==> flow/design.v <==
module MUX(input [31:0] DMAport, output reg [24:0] out0, out1, out2, out3, out4, out5);
	always @ (*) begin
		out0 = 25'b0;
		out1 = 25'b0;
		out2 = 25'b0;
		out3 = 25'b0;
		out4 = 25'b0;
		out5 = 25'b0;
		case(DMAport[2:0])
			3'b000: out0 = DMAport[31:7];
			3'b001: out1 = DMAport[31:7];
			3'b010: out2 = DMAport[31:7];
			3'b011: out3 = DMAport[31:7];
			3'b100: out4 = DMAport[31:7];
			3'b101: out5 = DMAport[31:7];
			default:;
		endcase
	end
endmodule
module Register(input clk, input rst, input enable, input [23:0] datain, output reg [23:0] dataout);
	always @ (posedge clk or posedge rst) begin
		if (rst)
			dataout <= 24'b0;
		else if(enable)
			dataout <= datain;
	end
endmodule
module Wallace_BaughWooley (
    input  signed [7:0] a,
    input  signed [7:0] b,
    output signed [15:0] prod
);
    assign prod = a * b;
endmodule
module ConvEngine (
    input         clk,
    input         rst,
    input  [31:0] DMAport,        
    input         acc_enable,     
    input         acc_clear,      
    output [31:0] result          
);
    wire [24:0] mux_out0, mux_out1, mux_out2, mux_out3, mux_out4, mux_out5;
    MUX demux (
        .DMAport(DMAport),
        .out0(mux_out0),
        .out1(mux_out1),
        .out2(mux_out2),
        .out3(mux_out3),
        .out4(mux_out4),
        .out5(mux_out5)
    );
    wire [23:0] reg_data [5:0];
    Register reg0 (
        .clk(clk),
        .rst(rst),
        .enable(mux_out0[0]),
        .datain(mux_out0[24:1]),
        .dataout(reg_data[0])
    );
    Register reg1 (
        .clk(clk),
        .rst(rst),
        .enable(mux_out1[0]),
        .datain(mux_out1[24:1]),
        .dataout(reg_data[1])
    );
    Register reg2 (
        .clk(clk),
        .rst(rst),
        .enable(mux_out2[0]),
        .datain(mux_out2[24:1]),
        .dataout(reg_data[2])
    );
    Register reg3 (
        .clk(clk),
        .rst(rst),
        .enable(mux_out3[0]),
        .datain(mux_out3[24:1]),
        .dataout(reg_data[3])
    );
    Register reg4 (
        .clk(clk),
        .rst(rst),
        .enable(mux_out4[0]),
        .datain(mux_out4[24:1]),
        .dataout(reg_data[4])
    );
    Register reg5 (
        .clk(clk),
        .rst(rst),
        .enable(mux_out5[0]),
        .datain(mux_out5[24:1]),
        .dataout(reg_data[5])
    );
    wire signed [7:0] pixel [8:0];
    wire signed [7:0] kernel [8:0];
    assign pixel[0] = reg_data[0][23:16];
    assign pixel[1] = reg_data[0][15:8];
    assign pixel[2] = reg_data[0][7:0];
    assign pixel[3] = reg_data[1][23:16];
    assign pixel[4] = reg_data[1][15:8];
    assign pixel[5] = reg_data[1][7:0];
    assign pixel[6] = reg_data[2][23:16];
    assign pixel[7] = reg_data[2][15:8];
    assign pixel[8] = reg_data[2][7:0];
    assign kernel[0] = reg_data[3][23:16];
    assign kernel[1] = reg_data[3][15:8];
    assign kernel[2] = reg_data[3][7:0];
    assign kernel[3] = reg_data[4][23:16];
    assign kernel[4] = reg_data[4][15:8];
    assign kernel[5] = reg_data[4][7:0];
    assign kernel[6] = reg_data[5][23:16];
    assign kernel[7] = reg_data[5][15:8];
    assign kernel[8] = reg_data[5][7:0];
    wire signed [15:0] prod [8:0];
    Wallace_BaughWooley mult0 (.a(pixel[0]), .b(kernel[0]), .prod(prod[0]));
    Wallace_BaughWooley mult1 (.a(pixel[1]), .b(kernel[1]), .prod(prod[1]));
    Wallace_BaughWooley mult2 (.a(pixel[2]), .b(kernel[2]), .prod(prod[2]));
    Wallace_BaughWooley mult3 (.a(pixel[3]), .b(kernel[3]), .prod(prod[3]));
    Wallace_BaughWooley mult4 (.a(pixel[4]), .b(kernel[4]), .prod(prod[4]));
    Wallace_BaughWooley mult5 (.a(pixel[5]), .b(kernel[5]), .prod(prod[5]));
    Wallace_BaughWooley mult6 (.a(pixel[6]), .b(kernel[6]), .prod(prod[6]));
    Wallace_BaughWooley mult7 (.a(pixel[7]), .b(kernel[7]), .prod(prod[7]));
    Wallace_BaughWooley mult8 (.a(pixel[8]), .b(kernel[8]), .prod(prod[8]));
    wire signed [31:0] prod_ext [8:0];
    assign prod_ext[0] = {{16{prod[0][15]}}, prod[0]};
    assign prod_ext[1] = {{16{prod[1][15]}}, prod[1]};
    assign prod_ext[2] = {{16{prod[2][15]}}, prod[2]};
    assign prod_ext[3] = {{16{prod[3][15]}}, prod[3]};
    assign prod_ext[4] = {{16{prod[4][15]}}, prod[4]};
    assign prod_ext[5] = {{16{prod[5][15]}}, prod[5]};
    assign prod_ext[6] = {{16{prod[6][15]}}, prod[6]};
    assign prod_ext[7] = {{16{prod[7][15]}}, prod[7]};
    assign prod_ext[8] = {{16{prod[8][15]}}, prod[8]};
    wire signed [31:0] sum_products;
    assign sum_products = prod_ext[0] + prod_ext[1] + prod_ext[2] +
                          prod_ext[3] + prod_ext[4] + prod_ext[5] +
                          prod_ext[6] + prod_ext[7] + prod_ext[8];
    reg signed [31:0] accumulator;
    always @(posedge clk or posedge rst) begin
        if (rst) begin
            accumulator <= 32'b0;
        end else if (acc_clear) begin
            accumulator <= 32'b0;
        end else if (acc_enable) begin
            accumulator <= accumulator + sum_products;
        end
    end
    assign result = accumulator;
endmodule
* From RTL to reports: ConvEngine *
Tool output for the design above before and after an edit, in the order of the flow.
Lines under "original" count in the file above, lines under "edited" in the edited file.
"change" is "edited" less "original", of the values as shown; "relative change" is that difference over "original", in percent.
Operators: Yosys type, input widths -> output width; for muxes data width and select width s.
Library cell names are shortened.
A cell with n/a has no value.

inputs
  top = ConvEngine
  clock = clk
  library = sky130hd
  library corner = tt_025C_1v80

* Diff *
Unified diff, file above to edited file.
The edited RTL no longer does the same as the RTL above: the edit was made by script, with no optimisation intended.

begin of diff
@@ -36,9 +36,11 @@
     input         clk,
     input         rst,
-    input  [31:0] DMAport,        
+    input  [31:0] DMAport_pad,        
     input         acc_enable,     
     input         acc_clear,      
     output [31:0] result          
 );
+    reg [31:0] DMAport;
+    always @(posedge clk) DMAport <= DMAport_pad;
     wire [24:0] mux_out0, mux_out1, mux_out2, mux_out3, mux_out4, mux_out5;
     MUX demux (
end of diff

* Word-level counts *
Counts by Yosys on the flattened word-level netlist (proc, flatten, opt, wreduce). Print and check cells are left out. Cells with the same type and inputs are merged into one.

storage and ports
  element                          original  edited  change  relative change (%)
  output and inout port bits       32        32      0       0.00
  input port bits                  36        36      0       0.00
  word width x clocked read ports  0         0       0       n/a
  memory bits (read-only)          0         0       0       n/a
  register bits                    176       208     +32     +18.18
  bits in writable memories        0         0       0       n/a
  bits in latches                  0         0       0       n/a
  memories kept                    0         0       0       n/a

cells by class
  element                           original  edited  change  relative change (%)
  divide/modulo/power cells         0         0       0       n/a
  add/sub/neg operators             9         9       0       0.00
  mux-type cells                    8         8       0       0.00
  $lt $le $gt $ge                   0         0       0       n/a
  multipliers                       9         9       0       0.00
  shift operators                   0         0       0       n/a
  reductions and logical operators  2         2       0       0.00
  eq/ne operators                   5         5       0       0.00
  bitwise operators                 0         0       0       n/a

Operator kinds equal on both sides are left out: 17.

* Depth *
Depth = most cells in a row (Yosys ltp): at word level without a register or memory, in the mapped netlist without a sequential cell, where the memories' decode and read muxes count.

logic depth
  element                        original  edited  change  relative change (%)
  depth in word-level cells      12        12      0       0.00
  ABC_AREA                       0         0       n/a     n/a
  gate-level depth with buffers  31        31      0       0.00
  depth with buffers taken out   30        31      +1      +3.33

* Synthesis result *
Source: synth_stat.txt of the flow (Yosys; design flattened, memories mapped). It holds for the ABC_AREA given above (unset counts as 0); a run with the other value may have another netlist.

cells by type
  cell type  original  edited  change  relative change (%)
  dfxtp_1    0         28      +28     n/a
  xor2_1     7         15      +8      +114.29
  xnor2_1    28        22      -6      -21.43
  nor3_1     8         2       -6      -75.00
  and3_1     1         7       +6      +600.00
  o22ai_1    0         6       +6      n/a
  nand2b_1   35        40      +5      +14.29
  o21a_1     9         4       -5      -55.56
  nor2_1     43        47      +4      +9.30
  a211o_1    4         0       -4      -100.00
  a31oi_1    2         6       +4      +200.00
  o21ai_0    14        17      +3      +21.43
  inv_1      1044      1046    +2      +0.19
  nand2_1    214       216     +2      +0.93
  clkbuf_1   55        53      -2      -3.64
  nor2b_1    34        36      +2      +5.88
  nand3b_1   3         1       -2      -66.67
  nand4_1    3         1       -2      -66.67

Cell types equal on both sides are left out: 7.
The list need not be complete.

synthesis totals
  element                         original  edited   change  relative change (%)
  buffers                         57        57       0       0.00
  cells in the netlist            3363      3394     +31     +0.92
  area of sequential cells (µm²)  4404.2    4964.8   +560.6  +12.73
  flip-flops                      176       204      +28     +15.91
  chip area (Yosys) (µm²)         35741.8   36262.3  +520.5  +1.46

By module: a second synthesis without flattening, with its own total; a netlist apart from the flattened one above.

unflattened totals
  element                             original  edited   change  relative change (%)
  cells (unflattened synthesis)       3817      3841     +24     +0.63
  area (unflattened synthesis) (µm²)  38440.6   39039.9  +599.3  +1.56

Rows give one instance, submodules left out.

by module, original
  module               instances  area (µm²)  cells
  Wallace_BaughWooley  9          2512.4      284
  ConvEngine           1          7728.7      751
  Register             6          1001.0      52
  MUX                  1          2094.5      198

by module, edited
  module               instances  area (µm²)  cells
  Wallace_BaughWooley  9          2512.4      284
  ConvEngine           1          8328.0      775
  Register             6          1001.0      52
  MUX                  1          2094.5      198

* Timing after synthesis *
Path of least setup slack by OpenSTA after synthesis, without wires, with an ideal clock, recovery checks aside; 20% of the period is set as input and as output delay. Where synthesis merged equal registers, the netlist keeps one of their names.

path post-synthesis
  element                              original              edited                change  relative change (%)
  path kind                            register -> register  register -> register  n/a     n/a
  from                                 reg reg3.dataout[16]  reg reg3.dataout[16]  n/a     n/a
  to                                   reg accumulator[31]   reg accumulator[29]   n/a     n/a
  delay of the path (ps)               8695                  8339                  -356    -4.09
  setup slack (ps)                     1305                  1662                  +357    n/a
  setup time (ps)                      82                    146                   +64     n/a
  clock period (ps)                    10000                 10000                 0       0.00
  path buffers                         1                     1                     0       0.00
  stages                               26                    27                    +1      +3.85
  time at the first pin (ps)           0                     0                     0       n/a
  data required time (ps)              9918                  9854                  -64     -0.65
  data arrival time (ps)               8613                  8193                  -420    -4.88
  period reached after synthesis (ps)  8695                  8338                  -357    -4.11

"delay of the path" = arrival - input delay + setup time.
"stages" counts driving pins, that of a launching flip-flop among them; a cell with two outputs on the path counts twice.
"period reached after synthesis" = period - worst setup slack (recovery checks aside). The figure is calculated, with input and output delays left at 20% of the set period.
Between the ends stands the longest chain of elaborated cells between them, by number of cells; it is not shown to be the way that was timed. Of several equally long chains one is given.
Each line given opens the expression or statement behind the cell; cells for indexed reads and writes are added by Yosys, which also makes memories of some case tables.
At most two assigning lines are given for a register; there are more.

between the ends, post-synthesis, original
  cells stage by stage = dfrtp_1 -> clkbuf_1 -> and2_1 -> fa_1 -> fa_1 -> fa_1 -> fa_1 -> fa_1 -> inv_1 -> fa_1 -> inv_1 -> fa_1 -> fa_1 -> fa_1 -> inv_1 -> fa_1 -> inv_1 -> ha_1 -> a21oi_2 -> o21bai_1 -> a2111o_1 -> nor3b_2 -> o31a_2 -> a21oi_2 -> or4b_1 -> a31oi_1
  length of the longest elaborated chain = 12

RTL lines, path post-synthesis, original
  element         RTL line  source
  from (decl)     20        module Register(input clk, input rst, input enable, input [23:0] datain, output reg [23:0] dataout);
  from (assign)   23        dataout <= 24'b0;
  from (assign)   25        dataout <= datain;
  $mul 8x8->16    33        assign prod = a * b;
  $add 16x16->17  137
  $add 17x16->18  137
  $add 18x16->19  137
  $add 19x16->20  137
  $add 20x16->21  137
  $add 21x16->22  137
  $add 22x16->23  137
  $add 23x16->24  137
  $add 32x24->32  147
  $mux 32         146       end else if (acc_enable) begin
  $mux 32         144       end else if (acc_clear) begin
  to (assign)     143       accumulator <= 32'b0;
  to (assign)     147
  to (decl)       140       reg signed [31:0] accumulator;

between the ends, post-synthesis, edited
  cells stage by stage = dfrtp_1 -> clkbuf_1 -> and2_1 -> fa_1 -> fa_1 -> fa_1 -> fa_1 -> fa_1 -> inv_1 -> fa_1 -> inv_1 -> fa_1 -> fa_1 -> fa_1 -> inv_1 -> fa_1 -> inv_1 -> ha_1 -> o21a_1 -> o21ai_0 -> a21oi_1 -> and3_1 -> o21ai_1 -> a31oi_1 -> a31oi_1 -> mux2i_1 -> o311ai_0
  length of the longest elaborated chain = 12

RTL lines, path post-synthesis, edited
  element         RTL line  source
  from (decl)     20        module Register(input clk, input rst, input enable, input [23:0] datain, output reg [23:0] dataout);
  from (assign)   23        dataout <= 24'b0;
  from (assign)   25        dataout <= datain;
  $mul 8x8->16    33        assign prod = a * b;
  $add 16x16->17  139
  $add 17x16->18  139
  $add 18x16->19  139
  $add 19x16->20  139
  $add 20x16->21  139
  $add 21x16->22  139
  $add 22x16->23  139
  $add 23x16->24  139
  $add 32x24->32  149
  $mux 32         148       end else if (acc_enable) begin
  $mux 32         146       end else if (acc_clear) begin
  to (assign)     145       accumulator <= 32'b0;
  to (assign)     149
  to (decl)       142       reg signed [31:0] accumulator;

* Path in the finished layout *
From the final timing report of each run of set A: the path of least setup slack in the routed layout; clock arrival at registers is part of the times.
The report prints the path's times to 10 ps; the period is as set.

path post-layout
  element                     original              edited                change  relative change (%)
  path kind                   register -> register  register -> register  n/a     n/a
  from                        reg reg0.dataout[23]  reg reg4.dataout[8]   n/a     n/a
  to                          reg accumulator[29]   reg accumulator[30]   n/a     n/a
  setup slack (ps)            410                   460                   +50     n/a
  time at the first pin (ps)  520                   600                   +80     +15.38
  stages                      27                    28                    +1      +3.70
  data arrival time (ps)      9510                  9490                  -20     -0.21
  setup time (ps)             100                   140                   +40     n/a
  data required time (ps)     9920                  9940                  +20     +0.20
  clock period (ps)           9490                  9490                  0       0.00
  path buffers                0                     0                     0       n/a

Between the ends stands the longest chain of elaborated cells between them, by number of cells; it is not shown to be the way that was timed. Of several equally long chains one is given.
At most two assigning lines are given for a register; there are more.

between the ends, post-layout, original
  cells stage by stage = dfrtp_1 -> and2_1 -> fa_1 -> fa_1 -> fa_1 -> inv_1 -> fa_1 -> inv_1 -> fa_1 -> inv_1 -> fa_1 -> inv_1 -> fa_1 -> fa_1 -> fa_1 -> inv_1 -> fa_1 -> inv_1 -> ha_1 -> o21ai_0 -> a211o_1 -> a2111oi_2 -> nor3b_2 -> o31a_2 -> a21boi_1 -> xor2_1 -> a22o_1
  length of the longest elaborated chain = 12

RTL lines, path post-layout, original
  element         RTL line  source
  from (decl)     20        module Register(input clk, input rst, input enable, input [23:0] datain, output reg [23:0] dataout);
  from (assign)   23        dataout <= 24'b0;
  from (assign)   25        dataout <= datain;
  $mul 8x8->16    33        assign prod = a * b;
  $add 16x16->17  137
  $add 17x16->18  137
  $add 18x16->19  137
  $add 19x16->20  137
  $add 20x16->21  137
  $add 21x16->22  137
  $add 22x16->23  137
  $add 23x16->24  137
  $add 32x24->32  147
  $mux 32         146       end else if (acc_enable) begin
  $mux 32         144       end else if (acc_clear) begin
  to (assign)     143       accumulator <= 32'b0;
  to (assign)     147
  to (decl)       140       reg signed [31:0] accumulator;

between the ends, post-layout, edited
  cells stage by stage = dfrtp_2 -> and2_1 -> inv_1 -> fa_1 -> inv_1 -> fa_1 -> fa_1 -> inv_1 -> fa_1 -> inv_1 -> fa_1 -> fa_1 -> fa_1 -> inv_1 -> fa_1 -> fa_1 -> inv_1 -> fa_1 -> ha_1 -> nand3_1 -> o211ai_1 -> o21a_1 -> o211ai_1 -> o211ai_1 -> a31oi_1 -> nor2_1 -> mux2i_1 -> o22ai_1
  length of the longest elaborated chain = 9

RTL lines, path post-layout, edited
  element         RTL line  source
  from (decl)     20        module Register(input clk, input rst, input enable, input [23:0] datain, output reg [23:0] dataout);
  from (assign)   23        dataout <= 24'b0;
  from (assign)   25        dataout <= datain;
  $mul 8x8->16    33        assign prod = a * b;
  $add 19x16->20  139
  $add 20x16->21  139
  $add 21x16->22  139
  $add 22x16->23  139
  $add 23x16->24  139
  $add 32x24->32  149
  $mux 32         148       end else if (acc_enable) begin
  $mux 32         146       end else if (acc_clear) begin
  to (assign)     145       accumulator <= 32'b0;
  to (assign)     149
  to (decl)       142       reg signed [31:0] accumulator;

* Flow runs *
Runs of the flow (Yosys, OpenROAD) on both versions; the two runs of a pair have the same settings. The constraints put input and output delay at 20% of the set period each and load the outputs with 0.01 pF.

flow settings, set A
  CORE_UTILIZATION = 40
  period_ns = 9.49
  CAP_MARGIN = 20
  CORE_MARGIN = 2
  SLEW_MARGIN = 20

final reports, set A
  element                                  original  edited   change   relative change (%)
  chip area after synthesis (Yosys) (µm²)  35741.8   36262.3  +520.5   +1.46
  standard-cell area after layout (µm²)    38685.9   39570.5  +884.6   +2.29
  lowest setup slack (ps)                  409       455      +46      n/a
  die size (µm²)                           91760.5   93079.9  +1319.4  +1.44

flow settings, set B
  CORE_UTILIZATION = 37
  CTS_CLUSTER_DIAMETER = 271
  CTS_CLUSTER_SIZE = 97
  GPL_ROUTABILITY_DRIVEN = 1
  GPL_TIMING_DRIVEN = 1
  MIN_ROUTING_LAYER = met1
  PLACE_DENSITY_LB_ADDON = 0.07
  SETUP_SLACK_MARGIN = -0.1
  period_ns = 5.5
  CAP_MARGIN = 20
  CORE_MARGIN = 2
  SLEW_MARGIN = 20

final reports, set B
  element                                  original  edited    change   relative change (%)
  chip area after synthesis (Yosys) (µm²)  35741.8   36262.3   +520.5   +1.46
  standard-cell area after layout (µm²)    42991.2   43815.8   +824.6   +1.92
  lowest setup slack (ps)                  -3023     -2938     +85      n/a
  die size (µm²)                           99102.2   100527.0  +1424.8  +1.44
